==> flow/design.v <==
module NCO #(N = 32)(
  input clk,                  
  input rst,                  
  input [N-1:0] ctrl,         
  output reg [15:0] sin_out   
);
reg [N-1:0] phase;
always @(posedge clk) begin
  if (rst)
    phase <= {N{1'b0}};
  else
    phase <= phase + ctrl;
end
reg [5:0] sin_lut_sel;
reg [15:0] sin_lut_val;
always @(*) begin
  sin_lut_sel <= phase[N-2] ? ~(phase[N-3:N-8]-1'b1) : phase[N-3:N-8];
  if (phase[N-2] & ~|phase[N-3:N-8]) begin
    sin_out <= phase[N-1] ? 16'b10000000_00000001 : 16'b01111111_11111111;
  end else begin
    sin_out <= phase[N-1] ? (~sin_lut_val+1'b1) : sin_lut_val;    
  end
  case(sin_lut_sel)
    6'h00 : sin_lut_val <= 16'h0000;
    6'h01 : sin_lut_val <= 16'h0324;
    6'h02 : sin_lut_val <= 16'h0648;
    6'h03 : sin_lut_val <= 16'h096A;
    6'h04 : sin_lut_val <= 16'h0C8C;
    6'h05 : sin_lut_val <= 16'h0FAB;
    6'h06 : sin_lut_val <= 16'h12C8;
    6'h07 : sin_lut_val <= 16'h15E2;
    6'h08 : sin_lut_val <= 16'h18F9;
    6'h09 : sin_lut_val <= 16'h1C0B;
    6'h0A : sin_lut_val <= 16'h1F1A;
    6'h0B : sin_lut_val <= 16'h2223;
    6'h0C : sin_lut_val <= 16'h2528;
    6'h0D : sin_lut_val <= 16'h2826;
    6'h0E : sin_lut_val <= 16'h2B1F;
    6'h0F : sin_lut_val <= 16'h2E11;
    6'h10 : sin_lut_val <= 16'h30FB;
    6'h11 : sin_lut_val <= 16'h33DF;
    6'h12 : sin_lut_val <= 16'h36BA;
    6'h13 : sin_lut_val <= 16'h398C;
    6'h14 : sin_lut_val <= 16'h3C56;
    6'h15 : sin_lut_val <= 16'h3F17;
    6'h16 : sin_lut_val <= 16'h41CE;
    6'h17 : sin_lut_val <= 16'h447A;
    6'h18 : sin_lut_val <= 16'h471C;
    6'h19 : sin_lut_val <= 16'h49B4;
    6'h1A : sin_lut_val <= 16'h4C3F;
    6'h1B : sin_lut_val <= 16'h4EBF;
    6'h1C : sin_lut_val <= 16'h5133;
    6'h1D : sin_lut_val <= 16'h539B;
    6'h1E : sin_lut_val <= 16'h55F5;
    6'h1F : sin_lut_val <= 16'h5842;
    6'h20 : sin_lut_val <= 16'h5A82;
    6'h21 : sin_lut_val <= 16'h5CB3;
    6'h22 : sin_lut_val <= 16'h5ED7;
    6'h23 : sin_lut_val <= 16'h60EB;
    6'h24 : sin_lut_val <= 16'h62F1;
    6'h25 : sin_lut_val <= 16'h64E8;
    6'h26 : sin_lut_val <= 16'h66CF;
    6'h27 : sin_lut_val <= 16'h68A6;
    6'h28 : sin_lut_val <= 16'h6A6D;
    6'h29 : sin_lut_val <= 16'h6C23;
    6'h2A : sin_lut_val <= 16'h6DC9;
    6'h2B : sin_lut_val <= 16'h6F5E;
    6'h2C : sin_lut_val <= 16'h70E2;
    6'h2D : sin_lut_val <= 16'h7254;
    6'h2E : sin_lut_val <= 16'h73B5;
    6'h2F : sin_lut_val <= 16'h7504;
    6'h30 : sin_lut_val <= 16'h7641;
    6'h31 : sin_lut_val <= 16'h776B;
    6'h32 : sin_lut_val <= 16'h7884;
    6'h33 : sin_lut_val <= 16'h7989;
    6'h34 : sin_lut_val <= 16'h7A7C;
    6'h35 : sin_lut_val <= 16'h7B5C;
    6'h36 : sin_lut_val <= 16'h7C29;
    6'h37 : sin_lut_val <= 16'h7CE3;
    6'h38 : sin_lut_val <= 16'h7D89;
    6'h39 : sin_lut_val <= 16'h7E1D;
    6'h3A : sin_lut_val <= 16'h7E9C;
    6'h3B : sin_lut_val <= 16'h7F09;
    6'h3C : sin_lut_val <= 16'h7F61;
    6'h3D : sin_lut_val <= 16'h7FA6;
    6'h3E : sin_lut_val <= 16'h7FD8;
    6'h3F : sin_lut_val <= 16'h7FF5;
  endcase
end
endmodule
module Chirp #(N = 32)(
  input clk,
  input rst,
  input [7:0] delay,           
  input reverse,               
  input [N-1:0] min_ctrl,      
  input [N-1:0] max_ctrl,      
  input [N-1:0] inc_rate,      
  input [N-1:0] div_rate,      
  output reg nco_reset,        
  output reg [N-1:0] nco_ctrl  
);
wire [N-1:0] stt_ctrl;
wire [N-1:0] end_ctrl;
wire end_flag;
assign stt_ctrl = reverse ? max_ctrl : min_ctrl;
assign end_ctrl = reverse ? min_ctrl : max_ctrl;
assign end_flag = reverse ? (nco_ctrl <= end_ctrl) : (nco_ctrl >= end_ctrl);
reg [N-1:0] rate_count;
reg [7:0] delay_count;
always @(posedge clk) begin
  if (rst) begin
    rate_count <= {N{1'b0}};
    delay_count <= 4'b0;
    nco_reset <= 1'b1;
    nco_ctrl <= {N{1'b0}};
  end else begin
    if (end_flag) begin
      nco_ctrl <= stt_ctrl;
      rate_count <= rate_count + 1'b1;
    end else if (rate_count >= div_rate) begin
      nco_ctrl <= reverse ? nco_ctrl - inc_rate : nco_ctrl + inc_rate;
      rate_count <= {N{1'b0}};
    end else
      rate_count <= rate_count + 1'b1;
    if (end_flag) begin
      if (delay_count >= delay)
        delay_count <= 8'b0;
      else
        delay_count <= delay_count + 1'b1;
    end
    nco_reset <= |delay_count;
  end
end
endmodule
module WaveGenerator #(N = 32, M = 16)(
  input clk,
  input rst,
  input chirp_reverse,             
  input [7:0] chirp_delay,         
  input [N-1:0] chirp_min_ctrl,    
  input [N-1:0] chirp_max_ctrl,    
  input [N-1:0] chirp_inc_rate,    
  input [N-1:0] chirp_div_rate,    
  output reg [M-1:0] waveform     
);
reg nco_reset;
reg [N-1:0] nco_ctrl;
wire chirp_nco_reset;
wire [N-1:0] chirp_nco_ctrl;
wire [15:0] sin_out;
always @(posedge clk) begin
  nco_ctrl <= chirp_nco_ctrl;
  nco_reset <= chirp_nco_reset;
  waveform <= sin_out;
end
NCO #(.N(N)) NCO0 (
  .clk     ( clk       ),  
  .rst     ( nco_reset ),  
  .ctrl    ( nco_ctrl  ),  
  .sin_out ( sin_out   )  
);
Chirp #(.N(N)) Chirp0 (
  .clk       ( clk             ),  
  .rst       ( rst             ),  
  .delay     ( chirp_delay     ),  
  .reverse   ( chirp_reverse   ),  
  .min_ctrl  ( chirp_min_ctrl  ),  
  .max_ctrl  ( chirp_max_ctrl  ),  
  .inc_rate  ( chirp_inc_rate  ),  
  .div_rate  ( chirp_div_rate  ),  
  .nco_reset ( chirp_nco_reset ),  
  .nco_ctrl  ( chirp_nco_ctrl  )   
);
endmodule
Wiki page: WaveGenerator / tool data

Reports on WaveGenerator. Tool output for the design above before and after an edit, in the order of the flow. Lines under "before" count in the file above, lines under "after" in the edited file. "difference": "after" minus "before" as printed here. Operators: Yosys type, input widths -> output width; for muxes data width and select width s. The mark n/a stands for no value.

Top: WaveGenerator. Clock: clk. Library: sky130hd. Corner: tt_025C_1v80.

Diff. The edit as a unified diff against the file above. A script made this edit. It changes what the design does and was not meant as an optimisation.

```diff
@@ -120,5 +120,5 @@
       rate_count <= rate_count + 1'b1;
     end else if (rate_count >= div_rate) begin
-      nco_ctrl <= reverse ? nco_ctrl - inc_rate : nco_ctrl + inc_rate;
+      nco_ctrl <= reverse ? nco_ctrl - inc_rate : nco_ctrl ^ inc_rate;
       rate_count <= {N{1'b0}};
     end else
```

After elaboration. Counts by Yosys on the flattened word-level netlist (proc, flatten, opt, wreduce; memories kept). Register bits leave out memories and registers merged into their read ports (data or address). Print and check cells are left out. Cells with the same type and inputs are merged into one. Yosys's memory passes give these memory sizes; they may raise the number of words (mostly to a power of two), join words into wider ones and drop unused or constant bits.

Cells by class: $add $sub $neg (before 7, after 6, difference -1); magnitude comparators (before 4, after 4, difference 0); muxes and demuxes (before 13, after 13, difference 0); bitwise gates (word level) (before 3, after 4, difference +1); reduce/logical cells (before 4, after 4, difference 0).

Operators by type and width: $add 32x32->32 (before 2, after 1, difference -1); $xor 32x32->32 (before 0, after 1, difference +1); $mux 32 (before 7, after 7, difference 0); $mux 16 (before 3, after 3, difference 0); $ge 32x32->1 (before 2, after 2, difference 0); $add 16x1->16 const B (before 1, after 1, difference 0); $add 32x1->32 const B (before 1, after 1, difference 0); $add 8x1->8 const B (before 1, after 1, difference 0); $and 1x1->1 (before 1, after 1, difference 0); $ge 8x8->1 (before 1, after 1, difference 0); $le 32x32->1 (before 1, after 1, difference 0); $logic_not 1->1 (before 1, after 1, difference 0); $mux 1 (before 1, after 1, difference 0); $mux 6 (before 1, after 1, difference 0); $mux 8 (before 1, after 1, difference 0); $not 16->16 (before 1, after 1, difference 0); $not 6->6 (before 1, after 1, difference 0); $reduce_bool 2->1 (before 1, after 1, difference 0); $reduce_or 6->1 (before 1, after 1, difference 0); $reduce_or 8->1 (before 1, after 1, difference 0); $sub 32x32->32 (before 1, after 1, difference 0); $sub 6x1->6 const B (before 1, after 1, difference 0).

Bit counts: flip-flop bits (word level) (before 154, after 154, difference 0); ROM bits (before 960, after 960, difference 0); memory cells (before 1, after 1, difference 0); bits of input ports (before 139, after 139, difference 0); output and inout bits (before 16, after 16, difference 0); elaborated cells (before 40, after 40, difference 0).

Memory list: words x width with read and write ports (before 64x15 r1 w0, after 64x15 r1 w0).

Longest topological paths. Depth = most cells in a row (Yosys ltp): at word level without a register or memory, in the mapped netlist without a sequential cell, where the memories' decode and read muxes count.

Logic depth: depth in word-level cells (before 4, after 4, difference 0); ABC_AREA (before 0, after 0); gate-level depth with buffers (before 21, after 20, difference -1); depth with buffers taken out (before 17, after 17, difference 0).

Mapped cells and area. Yosys stat after the flow's synthesis: flattened, memories mapped to cells. It holds for the ABC_AREA given above (unset counts as 0); a run with the other value may have another netlist.

Synthesis totals: mapped cells (before 1686, after 1619, difference -67); cell area after synthesis (µm²) (before 13456.7, after 12991.2, difference -465.5); sequential part of the area (µm²) (before 3083.0, after 3083.0, difference 0.0); mapped flip-flops (before 154, after 154, difference 0); buffers (before 77, after 76, difference -1).

Cell types: sky130_fd_sc_hd__xnor2_1 (before 76, after 47, difference -29); sky130_fd_sc_hd__inv_1 (before 90, after 109, difference +19); sky130_fd_sc_hd__nor3_1 (before 49, after 32, difference -17); sky130_fd_sc_hd__nand2_1 (before 116, after 100, difference -16); sky130_fd_sc_hd__a211oi_1 (before 77, after 61, difference -16); sky130_fd_sc_hd__nor2_1 (before 163, after 148, difference -15); sky130_fd_sc_hd__nand4_1 (before 18, after 32, difference +14); sky130_fd_sc_hd__o211ai_1 (before 14, after 26, difference +12); sky130_fd_sc_hd__a21oi_1 (before 109, after 98, difference -11); sky130_fd_sc_hd__a21o_1 (before 44, after 55, difference +11); sky130_fd_sc_hd__nor2b_1 (before 40, after 29, difference -11); sky130_fd_sc_hd__xor2_1 (before 40, after 48, difference +8); sky130_fd_sc_hd__o21a_1 (before 15, after 8, difference -7); sky130_fd_sc_hd__buf_4 (before 7, after 0, difference -7); sky130_fd_sc_hd__o21ai_0 (before 68, after 74, difference +6); sky130_fd_sc_hd__mux2i_1 (before 67, after 61, difference -6); sky130_fd_sc_hd__clkbuf_1 (before 41, after 47, difference +6); sky130_fd_sc_hd__a211o_1 (before 10, after 4, difference -6).

The list need not be complete. By module: a second synthesis without flattening, with its own total; a netlist apart from the flattened one above.

Second synthesis, totals: cells (unflattened synthesis) (before 1742, after 1679, difference -63); area total of the unflattened synthesis (µm²) (before 13875.8, after 13501.7, difference -374.1).

Rows give one instance, submodules left out.

By module, before: Chirp (N=32) (times used 1, cells 1001, area 7842.5 µm², sequential area 1461.4 µm²); NCO (N=32) (times used 1, cells 692, area 5052.3 µm², sequential area 640.6 µm²); WaveGenerator (times used 1, cells 49, area 980.9 µm², sequential area 980.9 µm²).

By module, after: Chirp (N=32) (times used 1, cells 938, area 7468.4 µm², sequential area 1461.4 µm²); NCO (N=32) (times used 1, cells 692, area 5052.3 µm², sequential area 640.6 µm²); WaveGenerator (times used 1, cells 49, area 980.9 µm², sequential area 980.9 µm²).

Timing after synthesis. Source: OpenSTA report_checks on the synthesized netlist (no wires, ideal clock, input and output delay 20% of the period each), path of least setup slack; recovery checks are left aside. Register names are those of the netlist, which keeps one name where synthesis merged equal registers.

Timing path after synthesis: path type (before input-to-reg, after input-to-reg); start point (before in chirp_reverse, after in chirp_reverse); end point (before reg Chirp0.nco_ctrl[9], after reg Chirp0.nco_ctrl[10]); period (ps) (before 6000, after 6000, difference 0); input delay (ps) (before 1200, after 1200, difference 0); library setup time (ps) (before 86, after 132, difference +46); time at the first pin (ps) (before 1200, after 1200, difference 0); data arrival time (ps) (before 5243, after 5049, difference -194); data required time (ps) (before 5914, after 5868, difference -46); path slack (ps) (before 672, after 818, difference +146); path delay (ps) (before 4129, after 3981, difference -148); driving pins on the path (before 16, after 18, difference +2); buffers on the path (before 6, after 6, difference 0); synthesis period reached (ps) (before 5328, after 5182, difference -146).

"path delay" is the arrival time less input delay plus setup time. "driving pins on the path": output pins that drive a net of the path, with the launching flip-flop's if there is one; two outputs of one cell count as two. "synthesis period reached" is the clock period less the worst setup slack; recovery checks do not enter. This is arithmetic on one report: input and output delays are still those of the set period (20% each). The rows between start and end are the longest chain of elaborated cells between them; the timing report does not say that the signal goes this way. Where chains are equally long, one stands for them. A line is the first line of the expression or statement that the cell stems from. Yosys adds cells for indexed reads and writes and turns some case tables into memories. A register here has more assigning lines than the two given.

Between the ends, after synthesis, before:
Cell sequence: sky130_fd_sc_hd__clkbuf_1 > sky130_fd_sc_hd__clkbuf_1 > sky130_fd_sc_hd__buf_1 > sky130_fd_sc_hd__clkbuf_1 > sky130_fd_sc_hd__mux2i_1 > sky130_fd_sc_hd__ha_1 > sky130_fd_sc_hd__nor2b_1 > sky130_fd_sc_hd__o211ai_1 > sky130_fd_sc_hd__a21oi_1 > sky130_fd_sc_hd__o311a_1 > sky130_fd_sc_hd__or4_1 > sky130_fd_sc_hd__nand2_1 > sky130_fd_sc_hd__clkbuf_1 > sky130_fd_sc_hd__buf_1 > sky130_fd_sc_hd__a211oi_1 > sky130_fd_sc_hd__a211oi_1. For length of the longest elaborated chain the number is 4. The entry for elaborated cells on any way between the ends reads 9. RTL lines with such cells: 6. Classes of those cells: compare (2); mux (6); reduce/logical (1).

RTL lines, path after synthesis, before: start: declaration (line 139) `input chirp_reverse,`; $mux 32 (line 107) `assign end_ctrl = reverse ? min_ctrl : max_ctrl;`; $ge 32x32->1 (line 108) `assign end_flag = reverse ? (nco_ctrl <= end_ctrl) : (nco_ctrl >= end_ctrl);`; $mux 1 (line 108); $mux 32 (line 118) `if (end_flag) begin`; end: assignment (line 119) `nco_ctrl <= stt_ctrl;`; end: assignment (line 122) `nco_ctrl <= reverse ? nco_ctrl - inc_rate : nco_ctrl + inc_rate;`; end: declaration (line 101) `output reg [N-1:0] nco_ctrl`.

Between the ends, after synthesis, after:
Cell sequence: sky130_fd_sc_hd__clkbuf_1 > sky130_fd_sc_hd__clkbuf_1 > sky130_fd_sc_hd__buf_1 > sky130_fd_sc_hd__clkbuf_1 > sky130_fd_sc_hd__mux2i_1 > sky130_fd_sc_hd__ha_1 > sky130_fd_sc_hd__a21o_1 > sky130_fd_sc_hd__a21o_1 > sky130_fd_sc_hd__a21oi_1 > sky130_fd_sc_hd__o211ai_1 > sky130_fd_sc_hd__and2_1 > sky130_fd_sc_hd__o211ai_1 > sky130_fd_sc_hd__and2_1 > sky130_fd_sc_hd__clkbuf_1 > sky130_fd_sc_hd__clkbuf_1 > sky130_fd_sc_hd__nand2_1 > sky130_fd_sc_hd__o211ai_1 > sky130_fd_sc_hd__a21oi_1. For length of the longest elaborated chain the number is 4. The entry for elaborated cells on any way between the ends reads 9. RTL lines with such cells: 6. Classes of those cells: compare (2); mux (6); reduce/logical (1).

RTL lines, path after synthesis, after: start: declaration (line 139) `input chirp_reverse,`; $mux 32 (line 107) `assign end_ctrl = reverse ? min_ctrl : max_ctrl;`; $ge 32x32->1 (line 108) `assign end_flag = reverse ? (nco_ctrl <= end_ctrl) : (nco_ctrl >= end_ctrl);`; $mux 1 (line 108); $mux 32 (line 118) `if (end_flag) begin`; end: assignment (line 119) `nco_ctrl <= stt_ctrl;`; end: assignment (line 122) `nco_ctrl <= reverse ? nco_ctrl - inc_rate : nco_ctrl ^ inc_rate;`; end: declaration (line 101) `output reg [N-1:0] nco_ctrl`.

Timing after layout. Path of least setup slack in the final report of the runs of pair 1 (OpenROAD, finished layout, wires in). Where an end is a register, its clock arrival counts in the times. The path's times are printed in steps of 10 ps; the period is the one set.

Timing path post-layout: path type (before input-to-reg, after reg-to-reg); start point (before in chirp_inc_rate[9], after reg NCO0.phase[25]); end point (before reg Chirp0.nco_ctrl[29], after reg waveform[12]); period (ps) (before 6000, after 6000, difference 0); input delay (ps) (before 1200); library setup time (ps) (before 100, after 80, difference -20); time at the first pin (ps) (before 1200, after 430, difference -770); data arrival time (ps) (before 5570, after 5140, difference -430); data required time (ps) (before 6320, after 6340, difference +20); path slack (ps) (before 750, after 1200, difference +450); driving pins on the path (before 16, after 16, difference 0); buffers on the path (before 1, after 0, difference -1).

The rows between start and end are the longest chain of elaborated cells between them; the timing report does not say that the signal goes this way. Where chains are equally long, one stands for them. A memory read counts as a cell of the chain, while the word-level depth stops at memories. A register here has more assigning lines than the two given.

Between the ends, post-layout, before:
Cell sequence: sky130_fd_sc_hd__clkdlybuf4s50_1 > sky130_fd_sc_hd__or4_1 > sky130_fd_sc_hd__nor3_1 > sky130_fd_sc_hd__nand3_1 > sky130_fd_sc_hd__nor2_1 > sky130_fd_sc_hd__a31oi_1 > sky130_fd_sc_hd__xnor2_1 > sky130_fd_sc_hd__ha_1 > sky130_fd_sc_hd__a21o_1 > sky130_fd_sc_hd__a31o_2 > sky130_fd_sc_hd__a221oi_1 > sky130_fd_sc_hd__a31oi_1 > sky130_fd_sc_hd__or2_2 > sky130_fd_sc_hd__o311ai_0 > sky130_fd_sc_hd__mux2i_1 > sky130_fd_sc_hd__o211a_1. For length of the longest elaborated chain the number is 4. The entry for elaborated cells on any way between the ends reads 5. RTL lines with such cells: 3. Classes of those cells: add/sub (2); mux (3).

RTL lines, path post-layout, before: start: declaration (line 143) `input [N-1:0] chirp_inc_rate,`; $add 32x32->32 (line 122) `nco_ctrl <= reverse ? nco_ctrl - inc_rate : nco_ctrl + inc_rate;`; $mux 32 (line 122); $mux 32 (line 121) `end else if (rate_count >= div_rate) begin`; $mux 32 (line 118) `if (end_flag) begin`; end: assignment (line 119) `nco_ctrl <= stt_ctrl;`; end: assignment (line 122); end: declaration (line 101) `output reg [N-1:0] nco_ctrl`.

Between the ends, post-layout, after:
Cell sequence: sky130_fd_sc_hd__dfxtp_1 > sky130_fd_sc_hd__inv_1 > sky130_fd_sc_hd__ha_1 > sky130_fd_sc_hd__nand2_1 > sky130_fd_sc_hd__o21ai_2 > sky130_fd_sc_hd__ha_1 > sky130_fd_sc_hd__inv_1 > sky130_fd_sc_hd__a2111oi_0 > sky130_fd_sc_hd__nor3_1 > sky130_fd_sc_hd__o31ai_2 > sky130_fd_sc_hd__ha_1 > sky130_fd_sc_hd__and3_1 > sky130_fd_sc_hd__nor3b_4 > sky130_fd_sc_hd__nand3_1 > sky130_fd_sc_hd__xor2_1 > sky130_fd_sc_hd__o31ai_2. For length of the longest elaborated chain the number is 8. The entry for elaborated cells on any way between the ends reads 11. RTL lines with such cells: 4. Classes of those cells: add/sub (2); mux (3); logic (3); reduce/logical (2); memory (1).

RTL lines, path post-layout, after: start: declaration (line 7) `reg [N-1:0] phase;`; start: assignment (line 10) `phase <= {N{1'b0}};`; start: assignment (line 12) `phase <= phase + ctrl;`; $sub 6x1->6 (line 17) `sin_lut_sel <= phase[N-2] ? ~(phase[N-3:N-8]-1'b1) : phase[N-3:N-8];`; $not 6->6 (line 17); $mux 6 (line 17); $mem_v2 64x15 (line 23) `case(sin_lut_sel)`; $not 16->16 (line 21) `sin_out <= phase[N-1] ? (~sin_lut_val+1'b1) : sin_lut_val;`; $add 16x1->16 (line 21); $mux 16 (line 21); $mux 16 (line 18) `if (phase[N-2] & ~|phase[N-3:N-8]) begin`; end: assignment (line 155) `waveform <= sin_out;`; end: declaration (line 145) `output reg [M-1:0] waveform`.

Flow runs. Both versions went through the flow (Yosys, OpenROAD) with the same settings in each pair. Constraints: input delay and output delay 20% of the set period each, output load 0.01 pF.

Flow settings, pair 1:
CORE_UTILIZATION: 40. The entry for period_ns reads 6.0. CAP_MARGIN: 20. Under CORE_MARGIN stands 2. For SLEW_MARGIN the number is 20.

Measured results, pair 1: post-synthesis cell area (µm²) (before 13456.7, after 12991.2, difference -465.5); die area (µm²) (before 35124.4, after 33935.2, difference -1189.2); standard-cell area after routing (µm²) (before 16069.2, after 15498.6, difference -570.6); post-layout utilization (%) (before 48.2, after 48.7, difference +0.5); worst slack on setup checks (ps) (before 755, after 1196, difference +441); sum of negative setup slack (ps) (before 0, after 0, difference 0); lowest hold slack (ps) (before 333, after 342, difference +9); total power of the final layout (uW) (before 4691, after 4336, difference -355); period achieved (ps) (before 5245, after 4804, difference -441).

Flow settings, pair 2:
The figure for ABC_AREA is 0. For CELL_PAD_IN_SITES_GLOBAL_PLACEMENT the number is 3. CORE_UTILIZATION: 34. MAX_ROUTING_LAYER: met5. Under PLACE_DENSITY stands 0.76. TNS_END_PERCENT: 20. The entry for period_ns reads 8.17. CAP_MARGIN: 20. Under CORE_MARGIN stands 2. For SLEW_MARGIN the number is 20.

Measured results, pair 2: post-synthesis cell area (µm²) (before 13456.7, after 12991.2, difference -465.5); die area (µm²) (before 41186.7, after 39788.3, difference -1398.4); standard-cell area after routing (µm²) (before 16090.4, after 15562.4, difference -528.0); post-layout utilization (%) (before 41.4, after 41.3, difference -0.1); worst slack on setup checks (ps) (before 2064, after 2672, difference +608); sum of negative setup slack (ps) (before 0, after 0, difference 0); lowest hold slack (ps) (before 327, after 329, difference +2); total power of the final layout (uW) (before 3511, after 3196, difference -315); period achieved (ps) (before 6106, after 5498, difference -608).

"period achieved" means the clock period less the worst setup slack. The figure is calculated, with input and output delays left at 20% of the set period. "total power of the final layout" rests on the timing tool's default activity at the inputs, not on a simulated workload.
